==> flow/design.v <==
module incline_sat(
    input [12:0] incline,
    output [9:0] incline_sat
);
assign incline_sat = (~incline[12] && |incline[12:9]) ? 10'h1FF : 
                    (incline[12] && ~(&incline[12:9])) ? 10'h200 : incline[9:0];
endmodule
module desiredDrive(
    input [11:0] avg_torque,
    input [4:0] cadence,
    input not_pedaling,
    input [12:0] incline,
    input [2:0] scale,
    output [11:0] target_curr
);
localparam TORQUE_MIN = 12'h380;
localparam TOO_SMALL = 5'h05;
logic [9:0] inc_sat;
incline_sat i1( .incline(incline), .incline_sat(inc_sat));
logic [10:0] incline_factor;
assign incline_factor = {inc_sat[9], inc_sat[9:0]} + 11'd256;
logic [8:0] incline_factor_limit;
assign incline_factor_limit = (incline_factor[10] == 1'b1) ? 9'h000 : (incline_factor[9]) ? 9'h1FF : incline_factor[8:0];
logic [5:0] cadence_factor;
assign cadence_factor = (|cadence[4:1]) ? ({1'b0, cadence} + 6'd32) : 6'h00;
logic [12:0]torque_off;
assign torque_off = {1'b0, avg_torque} - {1'b0, TORQUE_MIN};
logic [12:0] torque_pos;
assign torque_pos = (torque_off[12] == 1'b1) ? 12'h000 : torque_off[11:0];
logic [30:0]assist_prod;
assign assist_prod = not_pedaling ? 30'h00000000 : (torque_pos * incline_factor_limit * cadence_factor * scale);
assign target_curr = (|assist_prod[29:27]) ? 12'hFFF : assist_prod[26:15];
endmodule
module desiredDrive_reg(
    input clk, rst_n,
    input [11:0] avg_torque,
    input [4:0] cadence,
    input not_pedaling,
    input [12:0] incline,
    input [2:0] scale,
    output logic [11:0] target_curr
);
logic [11:0] avg_torque_r;
logic [4:0] cadence_r;
logic not_pedaling_r;
logic [12:0] incline_r;
logic [2:0] scale_r;
logic [11:0] target_curr_nxt;
always_ff @(posedge clk, negedge rst_n) begin
    if (!rst_n) begin
        avg_torque_r <= 12'h000;
        cadence_r <= 5'h00;
        not_pedaling_r <= 1'b0;
        incline_r <= 13'h0000;
        scale_r <= 3'h0;
    end
    else begin
        avg_torque_r <= avg_torque;
        cadence_r <= cadence;
        not_pedaling_r <= not_pedaling;
        incline_r <= incline;
        scale_r <= scale;
    end
end
desiredDrive iDD(.avg_torque(avg_torque_r), .cadence(cadence_r), .not_pedaling(not_pedaling_r),
                 .incline(incline_r), .scale(scale_r), .target_curr(target_curr_nxt));
always_ff @(posedge clk, negedge rst_n) begin
    if (!rst_n)
        target_curr <= 12'h000;
    else
        target_curr <= target_curr_nxt;
end
endmodule
# From RTL to reports: desiredDrive_reg
# Each step is given for the RTL above and for the edited RTL.
# Lines under "before" count in the file above, lines under "after" in the edited file.
# "change": "after" minus "before" as printed here. "change_rel_pct": 100 x difference / "before".
# Operators carry their Yosys type and port widths (W data, S select, Z words).
# Cell names lack the library's common part.
# A cell with n/a has no value.
# setup
top_module,desiredDrive_reg
clock_port,clk
cell_library,sky130hd
pvt_corner,tt_025C_1v80

# Diff
# Unified diff, file above to edited file.
# This change comes from a script, not from a designer. The edited design behaves differently; no optimisation was intended.
# begin of diff
@@ -65,8 +65,5 @@
 desiredDrive iDD(.avg_torque(avg_torque_r), .cadence(cadence_r), .not_pedaling(not_pedaling_r),
                  .incline(incline_r), .scale(scale_r), .target_curr(target_curr_nxt));
-always_ff @(posedge clk, negedge rst_n) begin
-    if (!rst_n)
-        target_curr <= 12'h000;
-    else
+always_ff @(posedge clk) begin
         target_curr <= target_curr_nxt;
 end
# end of diff

# Word level
# Counts by Yosys on the flattened word-level netlist (proc, flatten, opt, wreduce; memories kept). Register bits leave out memories and registers merged into their read ports (data or address). Print and check cells are left out. Cells with the same type and inputs are merged into one.
# word_totals
element,before,after,change,change_rel_pct
inputBits,36,36,0,0.00
regBits,46,46,0,0.00
output_inout_bits,12,12,0,0.00
# op_classes
element,before,after,change,change_rel_pct
multipliers,3,3,0,0.00
addsub,3,3,0,0.00
reduce_and_logical,6,6,0,0.00
bitwise,2,2,0,0.00
n_mux,8,7,-1,-12.50
# op_table
op,before,after,change,change_rel_pct
$mux W12,2,1,-1,-50.00
# Unchanged operator kinds not shown: 15.

# Logic depth
# Longest topological path by Yosys (ltp), each cell counted once; first at word level (registers and memories cut), then after technology mapping (sequential cells cut; the memories' decode and read muxes count).
# logic_depth
element,before,after,change,change_rel_pct
ltp_word,14,13,-1,-7.14
abc_area,0,0,n/a,n/a
depth_mapped,55,55,0,0.00

# Synthesis result
# Source: synth_stat.txt of the flow (Yosys; design flattened, memories mapped). It holds for the ABC_AREA given above (unset counts as 0); a run with the other value may have another netlist.
# mapped
element,before,after,change,change_rel_pct
ff_cells,46,46,0,0.00
n_buf,38,41,3,7.89
cell_count,1324,1353,29,2.19
mapped_area_mm2,0.0110944,0.0109905,-0.0001039,-0.94
# types
cell,before,after,change,change_rel_pct
a21o_1,30,14,-16,-53.33
and2_1,60,72,12,20.00
dfrtp_1,46,34,-12,-26.09
dfxtp_1,0,12,12,n/a
a21oi_1,51,61,10,19.61
nor2b_1,13,22,9,69.23
nand2b_1,9,18,9,100.00
nor2_1,81,89,8,9.88
o21ai_0,32,24,-8,-25.00
a31oi_1,8,16,8,100.00
inv_1,249,255,6,2.41
nand2_1,201,206,5,2.49
o2111ai_1,6,1,-5,-83.33
xor2_1,19,15,-4,-21.05
a211oi_1,10,7,-3,-30.00
mux2i_1,5,2,-3,-60.00
a2111oi_4,3,0,-3,-100.00
and4_1,3,0,-3,-100.00
# Unchanged cell types not shown: 9.
# Not every row of either side is listed.
# The figures by module come from a second, unflattened synthesis with its own total; it is not the netlist above.
# hier_totals
element,before,after,change,change_rel_pct
hier_cells,1304,1304,0,0.00
area_unflattened_mm2,0.0109342,0.0108742,-0.0000600,-0.55
# Each row is one instance without its submodules.
# by_module_before
mod,area_mm2,n_inst,n_cells
desiredDrive,0.0095442,1,1224
desiredDrive_reg,0.0011511,1,46
incline_sat,0.000239,1,34
# by_module_after
mod,area_mm2,n_inst,n_cells
desiredDrive,0.0095442,1,1224
desiredDrive_reg,0.001091,1,46
incline_sat,0.000239,1,34

# Worst setup path after synthesis
# Source: OpenSTA report_checks on the synthesized netlist (no wires, ideal clock, input and output delay 20% of the period each), path of least setup slack; recovery checks are left aside. Register names are those of the netlist, which keeps one name where synthesis merged equal registers.
# synth_timing
element,before,after,change,change_rel_pct
kind,flip-flop to flip-flop,flip-flop to flip-flop,n/a,n/a
startpoint,register incline_r[11],register incline_r[11],n/a,n/a
endpoint,register (no name shown),register (no name shown),n/a,n/a
arrival_ns,11.286,11.328,0.042,0.37
path_buffers,3,4,1,33.33
driving_pins,50,49,-1,-2.00
path_delay_ns,11.418,11.462,0.044,0.39
required_ns,12.868,12.866,-0.002,-0.02
slack_ns,1.582,1.538,-0.044,n/a
period_ns,13.0,13.0,0.0,0.00
period_less_setup_slack_ns,11.418,11.462,0.044,0.39
# "path_delay_ns" = arrival - input delay + setup time.
# "driving_pins": output pins that drive a net of the path, with the launching flip-flop's if there is one; two outputs of one cell count as two.
# "period_less_setup_slack_ns" = period - worst setup slack (recovery checks aside). The figure is calculated, with input and output delays left at 20% of the set period.
# Between the ends stands the longest chain of elaborated cells between them, by number of cells; it is not shown to be the way that was timed. Of several equally long chains one is given.
# Each line given opens the expression or statement behind the cell; cells for indexed reads and writes are added by Yosys, which also makes memories of some case tables.
# synth_via_before
cell_sequence,dfrtp_1 -> nor3_1 -> nor2_1 -> a21o_1 -> ha_1 -> nor2_1 -> clkbuf_1 -> a21o_1 -> clkbuf_1 -> nor2_1 -> fa_1 -> inv_1 -> fa_1 -> inv_1 -> fa_1 -> inv_1 -> fa_1 -> inv_1 -> (+14 left out) -> a21o_1 -> a2111oi_4 -> o32ai_2 -> a21oi_1 -> inv_1 -> a21oi_1 -> xnor2_1 -> nand2_1 -> fa_1 -> inv_1 -> ha_1 -> nand4_1 -> a2111oi_4 -> or2_2 -> o2111ai_1 -> a211oi_2 -> buf_6 -> o21ai_0
elab_chain_cells,14
cells_between,16
lines_between,6
classes_between,add/sub: 1; mul: 3; mux: 6; logic: 1; reduce/logical: 5
# synth_rtl_before
element,line,rtl
start: declaration,46,logic [12:0] incline_r;
start: assignment,54,incline_r <= 13'h0000;
start: assignment,61,incline_r <= incline;
$reduce_and A4 Y1,6,(incline[12] && ~(&incline[12:9])) ? 10'h200 : incline[9:0];
$not A1 Y1,6,
$logic_and A1 B1 Y1,6,
$mux W10,6,
$mux W10,5,assign incline_sat = (~incline[12] && |incline[12:9]) ? 10'h1FF :
$add A10 B10 Y11,21,"assign incline_factor = {inc_sat[9], inc_sat[9:0]} + 11'd256;"
$mux W9 x2,23,assign incline_factor_limit = (incline_factor[10] == 1'b1) ? 9'h000 : (incline_factor[9]) ? 9'h1FF : incline_f ...
$mul A12 B9 Y21,31,assign assist_prod = not_pedaling ? 30'h00000000 : (torque_pos * incline_factor_limit * cadence_factor * scale ...
$mul A31 B6 Y31,31,
$mul A31 B3 Y30,31,
$mux W30,31,
$reduce_or A3 Y1,32,
$mux W12,32,
end: assignment,69,
end: assignment,71,
end: declaration,41,
# synth_via_after
cell_sequence,dfrtp_1 -> nor3_1 -> nor2_1 -> a21o_1 -> ha_1 -> nor2_1 -> clkbuf_1 -> nand2_1 -> nand2_1 -> nor2_1 -> fa_1 -> inv_1 -> fa_1 -> inv_1 -> fa_1 -> inv_1 -> fa_1 -> inv_1 -> (+13 left out) -> clkbuf_1 -> nand4_1 -> or4_1 -> a31oi_1 -> clkbuf_1 -> nand3_1 -> o211a_1 -> fa_1 -> inv_1 -> ha_1 -> a21oi_1 -> o21bai_1 -> a21oi_1 -> nand2_1 -> o32ai_2 -> xor2_1 -> buf_4 -> a31oi_1
elab_chain_cells,13
cells_between,15
lines_between,6
classes_between,add/sub: 1; mul: 3; mux: 5; logic: 1; reduce/logical: 5
# synth_rtl_after
element,line,rtl
start: declaration,46,logic [12:0] incline_r;
start: assignment,54,incline_r <= 13'h0000;
start: assignment,61,incline_r <= incline;
$reduce_and A4 Y1,6,(incline[12] && ~(&incline[12:9])) ? 10'h200 : incline[9:0];
$not A1 Y1,6,
$logic_and A1 B1 Y1,6,
$mux W10,6,
$mux W10,5,assign incline_sat = (~incline[12] && |incline[12:9]) ? 10'h1FF :
$add A10 B10 Y11,21,"assign incline_factor = {inc_sat[9], inc_sat[9:0]} + 11'd256;"
$mux W9 x2,23,assign incline_factor_limit = (incline_factor[10] == 1'b1) ? 9'h000 : (incline_factor[9]) ? 9'h1FF : incline_f ...
$mul A12 B9 Y21,31,assign assist_prod = not_pedaling ? 30'h00000000 : (torque_pos * incline_factor_limit * cadence_factor * scale ...
$mul A31 B6 Y31,31,
$mul A31 B3 Y30,31,
$mux W30,31,
$reduce_or A3 Y1,32,
end: assignment,68,
end: declaration,41,

# Timing after layout
# From the final timing report of each run of pair 1: the path of least setup slack in the routed layout; clock arrival at registers is part of the times.
# layout_timing
element,before,after,change,change_rel_pct
kind,flip-flop to flip-flop,flip-flop to flip-flop,n/a,n/a
startpoint,register incline_r[11],register incline_r[11],n/a,n/a
endpoint,register (no name shown),register (no name shown),n/a,n/a
path_buffers,3,5,2,66.67
required_ns,12.47,12.54,0.07,0.56
slack_ns,0.56,0.64,0.08,n/a
arrival_ns,11.91,11.90,-0.01,-0.08
period_ns,12.3,12.3,0.0,0.00
driving_pins,48,53,5,10.42
# Between the ends stands the longest chain of elaborated cells between them, by number of cells; it is not shown to be the way that was timed. Of several equally long chains one is given.
# layout_via_before
cell_sequence,dfrtp_1 -> nor3_1 -> nor2_1 -> a21o_1 -> ha_1 -> nor2_2 -> buf_4 -> a21o_1 -> nor2_1 -> fa_1 -> inv_1 -> fa_1 -> inv_1 -> fa_1 -> inv_1 -> fa_1 -> inv_1 -> ha_1 -> (+12 left out) -> inv_1 -> ha_1 -> or2_2 -> a2111oi_4 -> o311ai_2 -> a31o_2 -> a21oi_2 -> xnor2_1 -> and2_1 -> fa_1 -> ha_4 -> nand4_1 -> a2111oi_4 -> or2_4 -> o2111ai_1 -> a211oi_2 -> buf_4 -> o21ai_0
elab_chain_cells,14
cells_between,16
lines_between,6
classes_between,add/sub: 1; mul: 3; mux: 6; logic: 1; reduce/logical: 5
# layout_rtl_before
element,line,rtl
start: declaration,46,logic [12:0] incline_r;
start: assignment,54,incline_r <= 13'h0000;
start: assignment,61,incline_r <= incline;
$reduce_and A4 Y1,6,(incline[12] && ~(&incline[12:9])) ? 10'h200 : incline[9:0];
$not A1 Y1,6,
$logic_and A1 B1 Y1,6,
$mux W10,6,
$mux W10,5,assign incline_sat = (~incline[12] && |incline[12:9]) ? 10'h1FF :
$add A10 B10 Y11,21,"assign incline_factor = {inc_sat[9], inc_sat[9:0]} + 11'd256;"
$mux W9 x2,23,assign incline_factor_limit = (incline_factor[10] == 1'b1) ? 9'h000 : (incline_factor[9]) ? 9'h1FF : incline_f ...
$mul A12 B9 Y21,31,assign assist_prod = not_pedaling ? 30'h00000000 : (torque_pos * incline_factor_limit * cadence_factor * scale ...
$mul A31 B6 Y31,31,
$mul A31 B3 Y30,31,
$mux W30,31,
$reduce_or A3 Y1,32,
$mux W12,32,
end: assignment,69,
end: assignment,71,
end: declaration,41,
# layout_via_after
cell_sequence,dfrtp_1 -> nor3_1 -> nor2_1 -> a21o_1 -> ha_1 -> nor2_4 -> buf_4 -> a21oi_4 -> buf_4 -> nand2_1 -> fa_1 -> inv_1 -> fa_1 -> fa_1 -> inv_1 -> fa_1 -> inv_1 -> ha_1 -> (+17 left out) -> o21ai_4 -> nor2_1 -> a21oi_2 -> buf_4 -> xor2_4 -> nand2_1 -> fa_1 -> inv_1 -> ha_1 -> and3_1 -> nor2b_1 -> nor2_1 -> a21boi_0 -> a311o_2 -> a21oi_1 -> mux2i_1 -> inv_2 -> a31oi_1
elab_chain_cells,13
cells_between,15
lines_between,6
classes_between,add/sub: 1; mul: 3; mux: 5; logic: 1; reduce/logical: 5
# layout_rtl_after
element,line,rtl
start: declaration,46,logic [12:0] incline_r;
start: assignment,54,incline_r <= 13'h0000;
start: assignment,61,incline_r <= incline;
$reduce_and A4 Y1,6,(incline[12] && ~(&incline[12:9])) ? 10'h200 : incline[9:0];
$not A1 Y1,6,
$logic_and A1 B1 Y1,6,
$mux W10,6,
$mux W10,5,assign incline_sat = (~incline[12] && |incline[12:9]) ? 10'h1FF :
$add A10 B10 Y11,21,"assign incline_factor = {inc_sat[9], inc_sat[9:0]} + 11'd256;"
$mux W9 x2,23,assign incline_factor_limit = (incline_factor[10] == 1'b1) ? 9'h000 : (incline_factor[9]) ? 9'h1FF : incline_f ...
$mul A12 B9 Y21,31,assign assist_prod = not_pedaling ? 30'h00000000 : (torque_pos * incline_factor_limit * cadence_factor * scale ...
$mul A31 B6 Y31,31,
$mul A31 B3 Y30,31,
$mux W30,31,
$reduce_or A3 Y1,32,
end: assignment,68,
end: declaration,41,

# Measured runs
# Both versions went through the flow (Yosys, OpenROAD) with the same settings in each pair. Constraints: input delay and output delay 20% of the set period each, output load 0.01 pF.
# flow_settings_pair_1
CORE_UTILIZATION,40
period_ns,12.3
CAP_MARGIN,20
CORE_MARGIN,2
SLEW_MARGIN,20
# measured_pair_1
element,before,after,change,change_rel_pct
hold_ws_ns,0.786,0.691,-0.095,n/a
achievedPeriod_ns,11.741,11.657,-0.084,-0.72
total_die_area_mm2,0.0290839,0.0288185,-0.0002654,-0.91
setup_worst_slack_ns,0.559,0.643,0.084,n/a
post_synth_area_mm2,0.0110944,0.0109905,-0.0001039,-0.94
cell_area_final_mm2,0.0125245,0.012507,-0.0000175,-0.14
total_negative_slack_ns,0.000,0.000,0.000,n/a
finish.utilization_pct,46.2,46.4,0.2,n/a
# flow_settings_pair_2
CELL_PAD_IN_SITES_DETAIL_PLACEMENT,2
CORE_ASPECT_RATIO,1.27
CORE_UTILIZATION,23
CTS_CLUSTER_SIZE,36
PLACE_DENSITY,0.78
period_ns,18.1
CAP_MARGIN,20
CORE_MARGIN,2
SLEW_MARGIN,20
# measured_pair_2
element,before,after,change,change_rel_pct
hold_ws_ns,0.789,0.696,-0.093,n/a
achievedPeriod_ns,15.557,15.564,0.007,0.04
total_die_area_mm2,0.0500228,0.0495621,-0.0004607,-0.92
setup_worst_slack_ns,2.543,2.536,-0.007,n/a
post_synth_area_mm2,0.0110944,0.0109905,-0.0001039,-0.94
cell_area_final_mm2,0.0124294,0.012298,-0.0001314,-1.06
total_negative_slack_ns,0.000,0.000,0.000,n/a
finish.utilization_pct,26.1,25.9,-0.2,n/a
# "achievedPeriod_ns": clock period set for the run, less the worst setup slack. It is reckoned from that one timing run; input and output delays stay at 20% of the period that was set.
